==> flow/design.v <==
module control_unit (op, regdst, regwrite, branch, jump, memread, memtoreg, memwrite, aluop, aluscr);
	input[5:0] 	op;
  	output reg [1:0] regdst;
  	output reg regwrite;
	output reg branch;
	output reg jump;
	output reg memread;
  	output reg [1:0]memtoreg;
  	output reg memwrite;
	output reg [1:0] aluop;
	output reg aluscr;
	always @(*) begin
		branch 		<= 1'b0;
		jump 		<= 1'b0;
		memread 	<= 1'b0;
		memtoreg[1:0]	<= 2'b00;
		memwrite	<= 1'b0;
		aluop[1:0]	<= 2'b10;
		aluscr		<= 1'b0;
		regdst[1:0] <= 2'b01;
		regwrite	<= 1'b1;
		case(op)
			6'b10_0011: 
			begin  
				regdst[1:0]		<= 2'b00;
				memread     	<= 1'b1;
            aluop[1:0]		<= 2'b00;
				aluscr			<= 1'b1;
            memtoreg[1:0]	<= 2'b01;
			end
			6'b10_1011: 
			begin  
            aluop[1]	<= 1'b0;
				aluscr	<= 1'b1;
				memwrite <= 1'b1;
				regwrite	<= 1'b0;
			end
			6'b00_0100: 
			begin  
				branch		<= 1'b1;
				aluop[1:0]	<= 2'b01;
				regwrite		<= 1'b0;
			end
			6'b00_1000: 
			begin  
            regdst[1:0] <= 2'b00;
				aluop[1] 	<= 1'b0;
				aluscr   	<= 1'b1;
			end
			6'b00_0010: 
			begin  
			  jump		<= 1'b1;
			  regwrite	<= 1'b0;
			end
			6'b00_0011: 
			begin
			  jump 				<= 1'b1;
			  regdst[1:0]		<= 2'b10;
			  memtoreg[1:0]	<= 2'b10;
			end
			6'b00_0000: 
			begin  
			end
		endcase
	end
endmodule 
module aludec(func, aluop, alucontrol);
input   [5:0] func;
input   [1:0] aluop;
output reg [2:0] alucontrol;
always @(*)
begin
    case(aluop)
      2'b00: alucontrol <= 3'b010;   
      2'b01: alucontrol <= 3'b110;   
      default: case(func)           
          6'b100000: alucontrol <= 3'b010;  
          6'b100010: alucontrol <= 3'b110;  
          6'b100100: alucontrol <= 3'b000;  
          6'b100101: alucontrol <= 3'b001;  
          6'b101011: alucontrol <= 3'b111;  
          default:   alucontrol <= 3'b011;  
        endcase
    endcase
end
endmodule
module alu_mips(a, b, control, outalu, zero);
input [31:0] a, b;
input [2:0] control;
output reg [31:0] outalu;
output zero;
always@(*)
begin
	case(control)
		0 : outalu=a&b;
		1 : outalu= a|b;
		2 : outalu=a+b;
		6 : outalu=a-b;
		7 : outalu=a<b?1:0;
		12 : outalu=~(a|b);
		default : outalu=0;
	endcase
end
assign zero=outalu==0?1:0;
endmodule
module regmem(
	 clk,
    rst,
    rgr1,
    rgr2,
    write,
    rgw1,
    rgw1data,
    rg1data,
    rg2data
);
    input [4:0] rgr1;
    input [4:0] rgr2;
    input [4:0]     rgw1;
    input [31:0]  rgw1data;
    input clk;
    input rst;
    input write;
    output reg [31:0] rg1data;
    output reg [31:0] rg2data;
    reg [31:0] regMem [31:0];  
  always @(*)
  begin
    rg1data = regMem[rgr1];
    rg2data = regMem[rgr2];
  end
    integer i;
  always @(posedge clk)
    begin
        if(rst == 1'b1)
        begin 
            for( i = 0; i < 32; i = i + 1 )
                regMem[i] <= i;
        end
        else if(write == 1'b1 && rgw1 != 5'd0)  
            regMem[rgw1] <= rgw1data;
    end
endmodule
module sign_ex(in, out);
input [15:0] in;
output [31:0] out;
assign out = {{16{in[15]}}, in};
endmodule
module mux32_2to1 (out, in0, in1, sel);
	output reg  [31:0] out;
	input [31:0] in0;
	input [31:0] in1;
	input sel;
  	always @(*)
    begin
      if (sel == 0)
			out = in0;
      else
			out = in1;
    end
endmodule 
module mux32_3to1 (out, in0, in1, in2, sel);
  	output reg  [31:0] out;
	input [31:0] in0;
	input [31:0] in1;
	input [31:0] in2;
  	input [1:0] sel;
  	always @(*)
		 begin
			case (sel)
				2'b00: out = in0;
				2'b01: out = in1;
				2'b10: out = in2;
				default: out = in0;
			endcase
		 end
endmodule 
module mux5_3to1 (out, in0, in1, in2, sel);
	output reg  [4:0] out;
	input [4:0] in0;
	input [4:0] in1;
	input [4:0] in2;
  	input [1:0] sel;
  	always @(*)
	begin
		case (sel)
			2'b00: out = in0;
			2'b01: out = in1;
			2'b10: out = in2;
			default: out = in0;
		endcase
	end
endmodule 
module cpu (rst, clk, addr, instruction,
            dmem_addr, dmem_wdata, dmem_write, dmem_read, dmem_readdata);
  	  input rst,clk;
  	  output reg [31:0] addr;
	  input  [31:0] instruction;
	  output [31:0] dmem_addr;
	  output [31:0] dmem_wdata;
	  output dmem_write, dmem_read;
	  input  [31:0] dmem_readdata;
	  wire [1:0] cu_regdst;
	  wire cu_jump, cu_branch, cu_memread;
	  wire [1:0] cu_memtoreg;
	  wire [1:0] cu_aluop;
	  wire cu_memwrite, cu_aluscr, cu_regwrite;
	  wire [4:0] mux1_regwrite;
	  wire [31:0] memdata;
	  wire [31:0] reg_readdata1, reg_readdata2;
	  wire [31:0] signext_out;
	  wire [31:0] mux2_out;
	  wire [31:0] alu_out;
	  wire alu_zero;
	  wire [2:0] aluctrl_out;
	  wire [31:0] dmem_readdata;
	  wire bBranch;
     wire [31:0] j_addr;
     wire [31:0] next_pc;
    wire [31:0] pc;
	 always @(posedge clk)
		if (rst)
			addr <= 32'h00000000;
		else
			addr <= next_pc;
    parameter ra_addr = 5'b11111;
    assign pc = addr + 4;
    control_unit contrlu (instruction[31:26], cu_regdst, cu_regwrite, cu_branch, cu_jump, cu_memread, cu_memtoreg, cu_memwrite, cu_aluop, cu_aluscr);
    mux5_3to1 mux01 (mux1_regwrite, instruction[20:16], instruction[15:11], ra_addr, cu_regdst[1:0]);
    regmem rmem (.clk(clk), .rst(rst), .rgr1(instruction[25:21]), .rgr2(instruction[20:16]), .write(cu_regwrite),
                 .rgw1(mux1_regwrite), .rgw1data(memdata), .rg1data(reg_readdata1), .rg2data(reg_readdata2));
    aludec aluctrl (instruction[5:0], cu_aluop, aluctrl_out);
    sign_ex signext (instruction[15:0], signext_out[31:0]);
    mux32_2to1 mux02 (mux2_out, reg_readdata2, signext_out, cu_aluscr);
    alu_mips ALU (reg_readdata1, mux2_out, aluctrl_out, alu_out, alu_zero);
    assign dmem_addr  = alu_out;
    assign dmem_wdata = reg_readdata2;
    assign dmem_write = cu_memwrite;
    assign dmem_read  = cu_memread;
    mux32_3to1 memmux(memdata, alu_out, dmem_readdata, pc, cu_memtoreg);
    and AND1(bBranch, cu_branch, alu_zero );
    wire [31:0] branch_shiftl2_result;
    wire [31:0] b_addr;
    wire [31:0] mux04_result;
    assign branch_shiftl2_result = signext_out << 2;
    assign b_addr = pc + branch_shiftl2_result;
    assign j_addr = {pc[31:28], instruction[25:0], 2'b00};
    mux32_2to1 mux04 (mux04_result, pc, b_addr, bBranch);
    mux32_2to1 mux05 (next_pc, mux04_result, j_addr, cu_jump);
endmodule
# Reports on cpu
# Module cpu before and after one edit of its RTL, step after step.
# "before" refers to lines of the RTL above, "after" to lines of the edited file.
# "change" is "after" less "before", of the values as shown.
# Not given: -
[setup] top="cpu" clock="clk" lib="sky130hd" pvt_corner="tt_025C_1v80"

# Diff
# The edit as a unified diff against the file above.
# The edited RTL no longer does the same as the RTL above: the edit was made by script, with no optimisation intended.
# begin of diff
@@ -193,12 +193,16 @@
 endmodule 
 module cpu (rst, clk, addr, instruction,
-            dmem_addr, dmem_wdata, dmem_write, dmem_read, dmem_readdata);
+            dmem_addr_pin, dmem_wdata, dmem_write, dmem_read, dmem_readdata);
   	  input rst,clk;
   	  output reg [31:0] addr;
 	  input  [31:0] instruction;
-	  output [31:0] dmem_addr;
+	  output [31:0] dmem_addr_pin;
 	  output [31:0] dmem_wdata;
 	  output dmem_write, dmem_read;
 	  input  [31:0] dmem_readdata;
+	  wire [31:0] dmem_addr;
+	  reg [31:0] dmem_addr_ff;
+	  always @(posedge clk) dmem_addr_ff <= dmem_addr;
+	  assign dmem_addr_pin = dmem_addr_ff;
 	  wire [1:0] cu_regdst;
 	  wire cu_jump, cu_branch, cu_memread;
# end of diff

# Word-level counts
# Counts by Yosys on the flattened word-level netlist (proc, flatten, opt, wreduce; memories kept). Register bits leave out memories and registers merged into their read ports (data or address). Print and check cells are left out. Cells with the same type and inputs are merged into one.
# Memory sizes are those after Yosys's memory passes, which may raise the word count (mostly to a power of two), join words into wider ones and drop unused or constant bits.
[op_classes] element="n_addsub" before=4 after=4 change=0
[op_classes] element="cmp" before=1 after=1 change=0
[op_classes] element="eq_ne" before=20 after=20 change=0
[op_classes] element="muxes" before=26 after=26 change=0
[op_classes] element="bitwise" before=3 after=3 change=0
[op_classes] element="reduce_and_logical" before=11 after=11 change=0
# Operator kinds equal on both sides are left out: 33.
[word_totals] element="register_bits" before=32 after=64 change=32
[word_totals] element="mem_bits_rw" before=1024 after=1024 change=0
[word_totals] element="n_memories" before=1 after=1 change=0
[word_totals] element="inputBits" before=66 after=66 change=0
[word_totals] element="out_inout_bits" before=98 after=98 change=0
[word_totals] element="word_cells" before=68 after=69 change=1

# Logic depth
# Longest topological path by Yosys (ltp), each cell counted once; first at word level (registers and memories cut), then after technology mapping (sequential cells cut; the memories' decode and read muxes count).
[logic_depth] element="depth_word" before=12 after=12 change=0
[logic_depth] element="ABC_AREA" before="0" after="0"
[logic_depth] element="mapped_depth" before=29 after=29 change=0
[logic_depth] element="depth_no_buf" before=22 after=23 change=1

# Synthesis result
# Yosys stat after the flow's synthesis: flattened, memories mapped to cells. It holds for the ABC_AREA given above (unset counts as 0); a run with the other value may have another netlist.
[by_type] type="sky130_fd_sc_hd__nand2_1" before=261 after=223 change=-38
[by_type] type="sky130_fd_sc_hd__dfxtp_1" before=30 after=62 change=32
[by_type] type="sky130_fd_sc_hd__o21ai_0" before=111 after=132 change=21
[by_type] type="sky130_fd_sc_hd__nand2b_1" before=29 after=49 change=20
[by_type] type="sky130_fd_sc_hd__nand3_1" before=94 after=76 change=-18
[by_type] type="sky130_fd_sc_hd__or2_2" before=3 after=20 change=17
[by_type] type="sky130_fd_sc_hd__xor2_1" before=27 after=11 change=-16
[by_type] type="sky130_fd_sc_hd__o211ai_1" before=10 after=26 change=16
[by_type] type="sky130_fd_sc_hd__a311o_1" before=16 after=2 change=-14
[by_type] type="sky130_fd_sc_hd__a211oi_1" before=9 after=21 change=12
[by_type] type="sky130_fd_sc_hd__mux2_2" before=54 after=64 change=10
[by_type] type="sky130_fd_sc_hd__buf_2" before=13 after=4 change=-9
[by_type] type="sky130_fd_sc_hd__or3_1" before=13 after=22 change=9
[by_type] type="sky130_fd_sc_hd__and3_1" before=37 after=29 change=-8
[by_type] type="sky130_fd_sc_hd__xnor2_1" before=41 after=48 change=7
[by_type] type="sky130_fd_sc_hd__a21o_1" before=39 after=32 change=-7
[by_type] type="sky130_fd_sc_hd__buf_1" before=58 after=64 change=6
[by_type] type="sky130_fd_sc_hd__a221oi_1" before=13 after=7 change=-6
# Cell types equal on both sides are left out: 10.
# Not every row of either side is listed.
[synth_totals] element="stdcells" before=4660 after=4718 change=58
[synth_totals] element="yosys_area_um2" before=61097.3 after=62043.3 change=946.0
[synth_totals] element="seq_area_um2" before=31350.1 after=31990.7 change=640.6
[synth_totals] element="ff_cells" before=1054 after=1086 change=32
[synth_totals] element="buf_cells" before=433 after=430 change=-3
# By module: a second synthesis without flattening, with its own total; a netlist apart from the flattened one above.
[hier_totals] element="cells_unflattened" before=6139 after=6169 change=30
[hier_totals] element="area_unflattened_um2" before=67328.3 after=68020.2 change=691.9
# Rows give one instance, submodules left out.
[modules_before] mod="regmem" instances=1 n_cells=4621 area_um2=55884.8
[modules_before] mod="alu_mips" instances=1 n_cells=797 area_um2=5333.9
[modules_before] mod="cpu" instances=1 n_cells=415 area_um2=3226.8
[modules_before] mod="mux32_2to1" instances=3 n_cells=36 area_um2=544.3
[modules_before] mod="mux32_3to1" instances=1 n_cells=113 area_um2=636.9
[modules_before] mod="sign_ex" instances=1 n_cells=32 area_um2=240.2
[modules_before] mod="control_unit" instances=1 n_cells=25 area_um2=188.9
[modules_before] mod="mux5_3to1" instances=1 n_cells=20 area_um2=118.9
[modules_before] mod="aludec" instances=1 n_cells=8 area_um2=65.1
[modules_after] mod="regmem" instances=1 n_cells=4621 area_um2=55884.8
[modules_after] mod="alu_mips" instances=1 n_cells=797 area_um2=5333.9
[modules_after] mod="cpu" instances=1 n_cells=445 area_um2=3918.8
[modules_after] mod="mux32_2to1" instances=3 n_cells=36 area_um2=544.3
[modules_after] mod="mux32_3to1" instances=1 n_cells=113 area_um2=636.9
[modules_after] mod="sign_ex" instances=1 n_cells=32 area_um2=240.2
[modules_after] mod="control_unit" instances=1 n_cells=25 area_um2=188.9
[modules_after] mod="mux5_3to1" instances=1 n_cells=20 area_um2=118.9
[modules_after] mod="aludec" instances=1 n_cells=8 area_um2=65.1

# Worst setup path after synthesis
# Path of least setup slack by OpenSTA after synthesis, without wires, with an ideal clock, recovery checks aside; 20% of the period is set as input and as output delay. Where synthesis merged equal registers, the netlist keeps one of their names.
[synth_timing] element="path_kind" before="input-to-output" after="input-to-reg"
[synth_timing] element="start" before="in instruction[16]" after="in instruction[16]"
[synth_timing] element="end" before="out dmem_addr[31]" after="reg addr[7]"
[synth_timing] element="tclk_ns" before=10.0 after=10.0 change=0.0
[synth_timing] element="input_delay_ns" before=2.000 after=2.000 change=0.000
[synth_timing] element="out_delay_ns" before=2.000
[synth_timing] element="setup_ns" after=0.078
[synth_timing] element="t_first_pin_ns" before=2.000 after=2.000 change=0.000
[synth_timing] element="arrival_ns" before=8.004 after=9.311 change=1.307
[synth_timing] element="slack_ns" before=-0.004 after=0.611 change=0.615
[synth_timing] element="path_delay_ns" before=6.004 after=7.389 change=1.385
[synth_timing] element="driving_pins" before=20 after=28 change=8
[synth_timing] element="n_path_buf" before=6 after=5 change=-1
[synth_timing] element="synth_period_reached_ns" before=10.004 after=9.389 change=-0.615
# "path_delay_ns" is the arrival time less input delay plus setup time.
# At an output port there is no setup time.
# "driving_pins": output pins that drive a net of the path, with the launching flip-flop's if there is one; two outputs of one cell count as two.
# "synth_period_reached_ns" is the clock period less the worst setup slack; recovery checks do not enter. This is arithmetic on one report: input and output delays are still those of the set period (20% each).
# Between the ends stands the longest chain of elaborated cells between them, by number of cells; it is not shown to be the way that was timed. Of several equally long chains one is given.
# A line is the first line of the expression or statement that the cell stems from. Yosys adds cells for indexed reads and writes and turns some case tables into memories.
# A memory read counts as a cell of the chain, while the word-level depth stops at memories.
[synth_between_before] cell_sequence="sky130_fd_sc_hd__buf_2 -> sky130_fd_sc_hd__buf_4 -> sky130_fd_sc_hd__buf_2 -> sky130_fd_sc_hd__buf_1 -> sky130_fd_sc_hd__buf_1 -> sky130_fd_sc_hd__mux4_2 -> sky130_fd_sc_hd__mux4_2 -> sky130_fd_sc_hd__mux2_2 -> sky130_fd_sc_hd__o21ai_0 -> sky130_fd_sc_hd__ha_1 -> sky130_fd_sc_hd__clkbuf_1 -> sky130_fd_sc_hd__nor2_1 -> sky130_fd_sc_hd__nor4b_1 -> sky130_fd_sc_hd__nand3_1 -> sky130_fd_sc_hd__a21oi_1 -> sky130_fd_sc_hd__o41ai_1 -> sky130_fd_sc_hd__o41ai_1 -> sky130_fd_sc_hd__a221oi_1 -> sky130_fd_sc_hd__o221a_1 -> sky130_fd_sc_hd__o221ai_1" elab_chain_len=4 cells_between=7 classes_between="2 x add/sub; 2 x mux; 2 x logic; 1 x memory"
[synth_lines_before] element="from (decl)" line=198 source="input [31:0] instruction;"
[synth_lines_before] element="memory (32 x 32 bit)" line=126 source="reg [31:0] regMem [31:0];"
[synth_lines_before] element="two-way mux 32 bit" line=156 source="if (sel == 0)"
[synth_lines_before] element="subtractor 32 bit" line=98 source="6 : outalu=a-b;"
[synth_lines_before] element="parallel mux 32 bit (select 5 bit)" line=94 source="case(control)"
[synth_lines_before] element="to (decl)" line=199 source="output [31:0] dmem_addr;"
# Some nets on the timed path still bear RTL names; the line given drives or declares the net.
[synth_nets_before] signal="dmem_wdata[15]" line=130 source="rg2data = regMem[rgr2];"
[synth_between_after] cell_sequence="sky130_fd_sc_hd__buf_2 -> sky130_fd_sc_hd__buf_2 -> sky130_fd_sc_hd__clkbuf_1 -> sky130_fd_sc_hd__buf_1 -> sky130_fd_sc_hd__mux4_2 -> sky130_fd_sc_hd__mux4_2 -> sky130_fd_sc_hd__mux2_2 -> sky130_fd_sc_hd__nand2b_1 -> sky130_fd_sc_hd__o21ai_0 -> sky130_fd_sc_hd__inv_1 -> sky130_fd_sc_hd__ha_1 -> sky130_fd_sc_hd__fa_1 -> sky130_fd_sc_hd__a211o_1 -> sky130_fd_sc_hd__a31oi_1 -> sky130_fd_sc_hd__o21a_1 -> sky130_fd_sc_hd__o21ai_0 -> sky130_fd_sc_hd__o311a_1 -> sky130_fd_sc_hd__o31ai_1 -> sky130_fd_sc_hd__o31ai_1 -> sky130_fd_sc_hd__a221oi_1 -> sky130_fd_sc_hd__o21ai_0 -> sky130_fd_sc_hd__mux2i_1 -> sky130_fd_sc_hd__o2bb2ai_1 -> sky130_fd_sc_hd__or4_1 -> sky130_fd_sc_hd__nor4_4 -> sky130_fd_sc_hd__buf_6 -> sky130_fd_sc_hd__mux2_2 -> sky130_fd_sc_hd__nor3_1" cells_between=14 classes_between="2 x add/sub; 1 x compare; 6 x mux; 3 x logic; 1 x reduce/logical; 1 x memory"
[synth_lines_after] element="from (decl)" line=198 source="input [31:0] instruction;"
[synth_lines_after] element="to (assign)" line=227 source="addr <= 32'h00000000;"
[synth_lines_after] element="to (assign)" line=229 source="addr <= next_pc;"
[synth_lines_after] element="to (decl)" line=197 source="output reg [31:0] addr;"
# after: No chain of elaborated cells between the ends is given.
[synth_nets_after] signal="dmem_wdata[0]" line=130 source="rg2data = regMem[rgr2];"
[synth_nets_after] signal="ALU.outalu[28]" line=94 source="case(control)"

# Worst path after layout
# From the final timing report of the runs of pair 1: the path of least setup slack in the routed layout; clock arrival at registers is part of the times.
[layout_timing] element="path_kind" before="input-to-output" after="input-to-reg"
[layout_timing] element="start" before="in instruction[16]" after="in instruction[16]"
[layout_timing] element="end" before="out dmem_addr[31]" after="reg addr[29]"
[layout_timing] element="tclk_ns" before=9.9 after=9.9 change=0.0
[layout_timing] element="input_delay_ns" before=1.98 after=1.98 change=0.00
[layout_timing] element="out_delay_ns" before=1.98
[layout_timing] element="setup_ns" after=0.13
[layout_timing] element="t_first_pin_ns" before=1.98 after=1.98 change=0.00
[layout_timing] element="arrival_ns" before=7.74 after=9.46 change=1.72
[layout_timing] element="slack_ns" before=0.18 after=1.07 change=0.89
[layout_timing] element="driving_pins" before=21 after=26 change=5
[layout_timing] element="n_path_buf" before=6 after=3 change=-3
# Between the ends stands the longest chain of elaborated cells between them, by number of cells; it is not shown to be the way that was timed. Of several equally long chains one is given.
# A memory read counts as a cell of the chain, while the word-level depth stops at memories.
[layout_between_before] cell_sequence="sky130_fd_sc_hd__buf_8 -> sky130_fd_sc_hd__buf_12 -> sky130_fd_sc_hd__buf_4 -> sky130_fd_sc_hd__mux4_2 -> sky130_fd_sc_hd__mux4_2 -> sky130_fd_sc_hd__mux2_2 -> sky130_fd_sc_hd__nand2b_1 -> sky130_fd_sc_hd__o21ai_0 -> sky130_fd_sc_hd__ha_1 -> sky130_fd_sc_hd__buf_4 -> sky130_fd_sc_hd__buf_4 -> sky130_fd_sc_hd__and3_1 -> sky130_fd_sc_hd__and2_1 -> sky130_fd_sc_hd__nand3_1 -> sky130_fd_sc_hd__a21oi_1 -> sky130_fd_sc_hd__a311o_1 -> sky130_fd_sc_hd__a2111oi_4 -> sky130_fd_sc_hd__o21ai_1 -> sky130_fd_sc_hd__o221a_1 -> sky130_fd_sc_hd__o221ai_1 -> sky130_fd_sc_hd__clkdlybuf4s50_1" elab_chain_len=4 cells_between=7 classes_between="2 x add/sub; 2 x mux; 2 x logic; 1 x memory"
[layout_lines_before] element="from (decl)" line=198 source="input [31:0] instruction;"
[layout_lines_before] element="memory (32 x 32 bit)" line=126 source="reg [31:0] regMem [31:0];"
[layout_lines_before] element="two-way mux 32 bit" line=156 source="if (sel == 0)"
[layout_lines_before] element="subtractor 32 bit" line=98 source="6 : outalu=a-b;"
[layout_lines_before] element="parallel mux 32 bit (select 5 bit)" line=94 source="case(control)"
[layout_lines_before] element="to (decl)" line=199 source="output [31:0] dmem_addr;"
[layout_between_after] cell_sequence="sky130_fd_sc_hd__buf_8 -> sky130_fd_sc_hd__mux4_2 -> sky130_fd_sc_hd__mux4_2 -> sky130_fd_sc_hd__mux2_2 -> sky130_fd_sc_hd__nand2b_1 -> sky130_fd_sc_hd__o21ai_0 -> sky130_fd_sc_hd__inv_1 -> sky130_fd_sc_hd__ha_1 -> sky130_fd_sc_hd__fa_1 -> sky130_fd_sc_hd__a211o_1 -> sky130_fd_sc_hd__a31oi_1 -> sky130_fd_sc_hd__o21a_1 -> sky130_fd_sc_hd__o21ai_0 -> sky130_fd_sc_hd__o311a_1 -> sky130_fd_sc_hd__o31ai_1 -> sky130_fd_sc_hd__o31ai_1 -> sky130_fd_sc_hd__a221oi_1 -> sky130_fd_sc_hd__o21ai_0 -> sky130_fd_sc_hd__mux2i_1 -> sky130_fd_sc_hd__o2bb2ai_1 -> sky130_fd_sc_hd__or4_1 -> sky130_fd_sc_hd__nor4_4 -> sky130_fd_sc_hd__buf_12 -> sky130_fd_sc_hd__buf_4 -> sky130_fd_sc_hd__mux2i_1 -> sky130_fd_sc_hd__nor2_1" cells_between=14 classes_between="2 x add/sub; 1 x compare; 6 x mux; 3 x logic; 1 x reduce/logical; 1 x memory"
[layout_lines_after] element="from (decl)" line=198 source="input [31:0] instruction;"
[layout_lines_after] element="to (assign)" line=227 source="addr <= 32'h00000000;"
[layout_lines_after] element="to (assign)" line=229 source="addr <= next_pc;"
[layout_lines_after] element="to (decl)" line=197 source="output reg [31:0] addr;"
# after: No chain of elaborated cells between the ends is given.
# Some nets on the timed path still bear RTL names; the line given drives or declares the net.
[layout_nets_after] signal="ALU.outalu[28]" line=94 source="case(control)"

# Flow runs
# Runs of the flow (Yosys, OpenROAD) on both versions; the two runs of a pair have the same settings. The constraints put input and output delay at 20% of the set period each and load the outputs with 0.01 pF.
[flow_settings_pair_1] CORE_UTILIZATION=40 period_ns=9.9 CAP_MARGIN=20 CORE_MARGIN=2 SLEW_MARGIN=20
[measured_pair_1] element="synth_area_um2" before=61097.3 after=62043.3 change=946.0
[measured_pair_1] element="final_die_area_um2" before=155887.0 after=158273.0 change=2386.0
[measured_pair_1] element="util_pct" before=47.2 after=45.8 change=-1.4
[measured_pair_1] element="worstSetupSlack_ns" before=0.178 after=1.074 change=0.896
[measured_pair_1] element="tns_setup_ns" before=0.000 after=0.000 change=0.000
[measured_pair_1] element="holdWs_ns" before=0.665 after=0.718 change=0.053
[measured_pair_1] element="achievedPeriod_ns" before=9.722 after=8.826 change=-0.896
[flow_settings_pair_2] CAP_MARGIN=10 CELL_PAD_IN_SITES_DETAIL_PLACEMENT=2 CELL_PAD_IN_SITES_GLOBAL_PLACEMENT=3 CORE_UTILIZATION=43 CTS_CLUSTER_SIZE=32 GPL_ROUTABILITY_DRIVEN=0 MIN_ROUTING_LAYER="met1" SETUP_SLACK_MARGIN=1.27 TNS_END_PERCENT=10 period_ns=13.2 CORE_MARGIN=2 SLEW_MARGIN=20
[measured_pair_2] element="synth_area_um2" before=61097.3 after=62043.3 change=946.0
[measured_pair_2] element="final_die_area_um2" before=145119.0 after=147341.0 change=2222.0
[measured_pair_2] element="util_pct" before=49.1 after=48.8 change=-0.3
[measured_pair_2] element="worstSetupSlack_ns" before=1.311 after=2.769 change=1.458
[measured_pair_2] element="tns_setup_ns" before=0.000 after=0.000 change=0.000
[measured_pair_2] element="holdWs_ns" before=0.781 after=0.725 change=-0.056
[measured_pair_2] element="achievedPeriod_ns" before=11.889 after=10.431 change=-1.458
# "achievedPeriod_ns" is the run's clock period less its worst setup slack. It is reckoned from that one timing run; input and output delays stay at 20% of the period that was set.
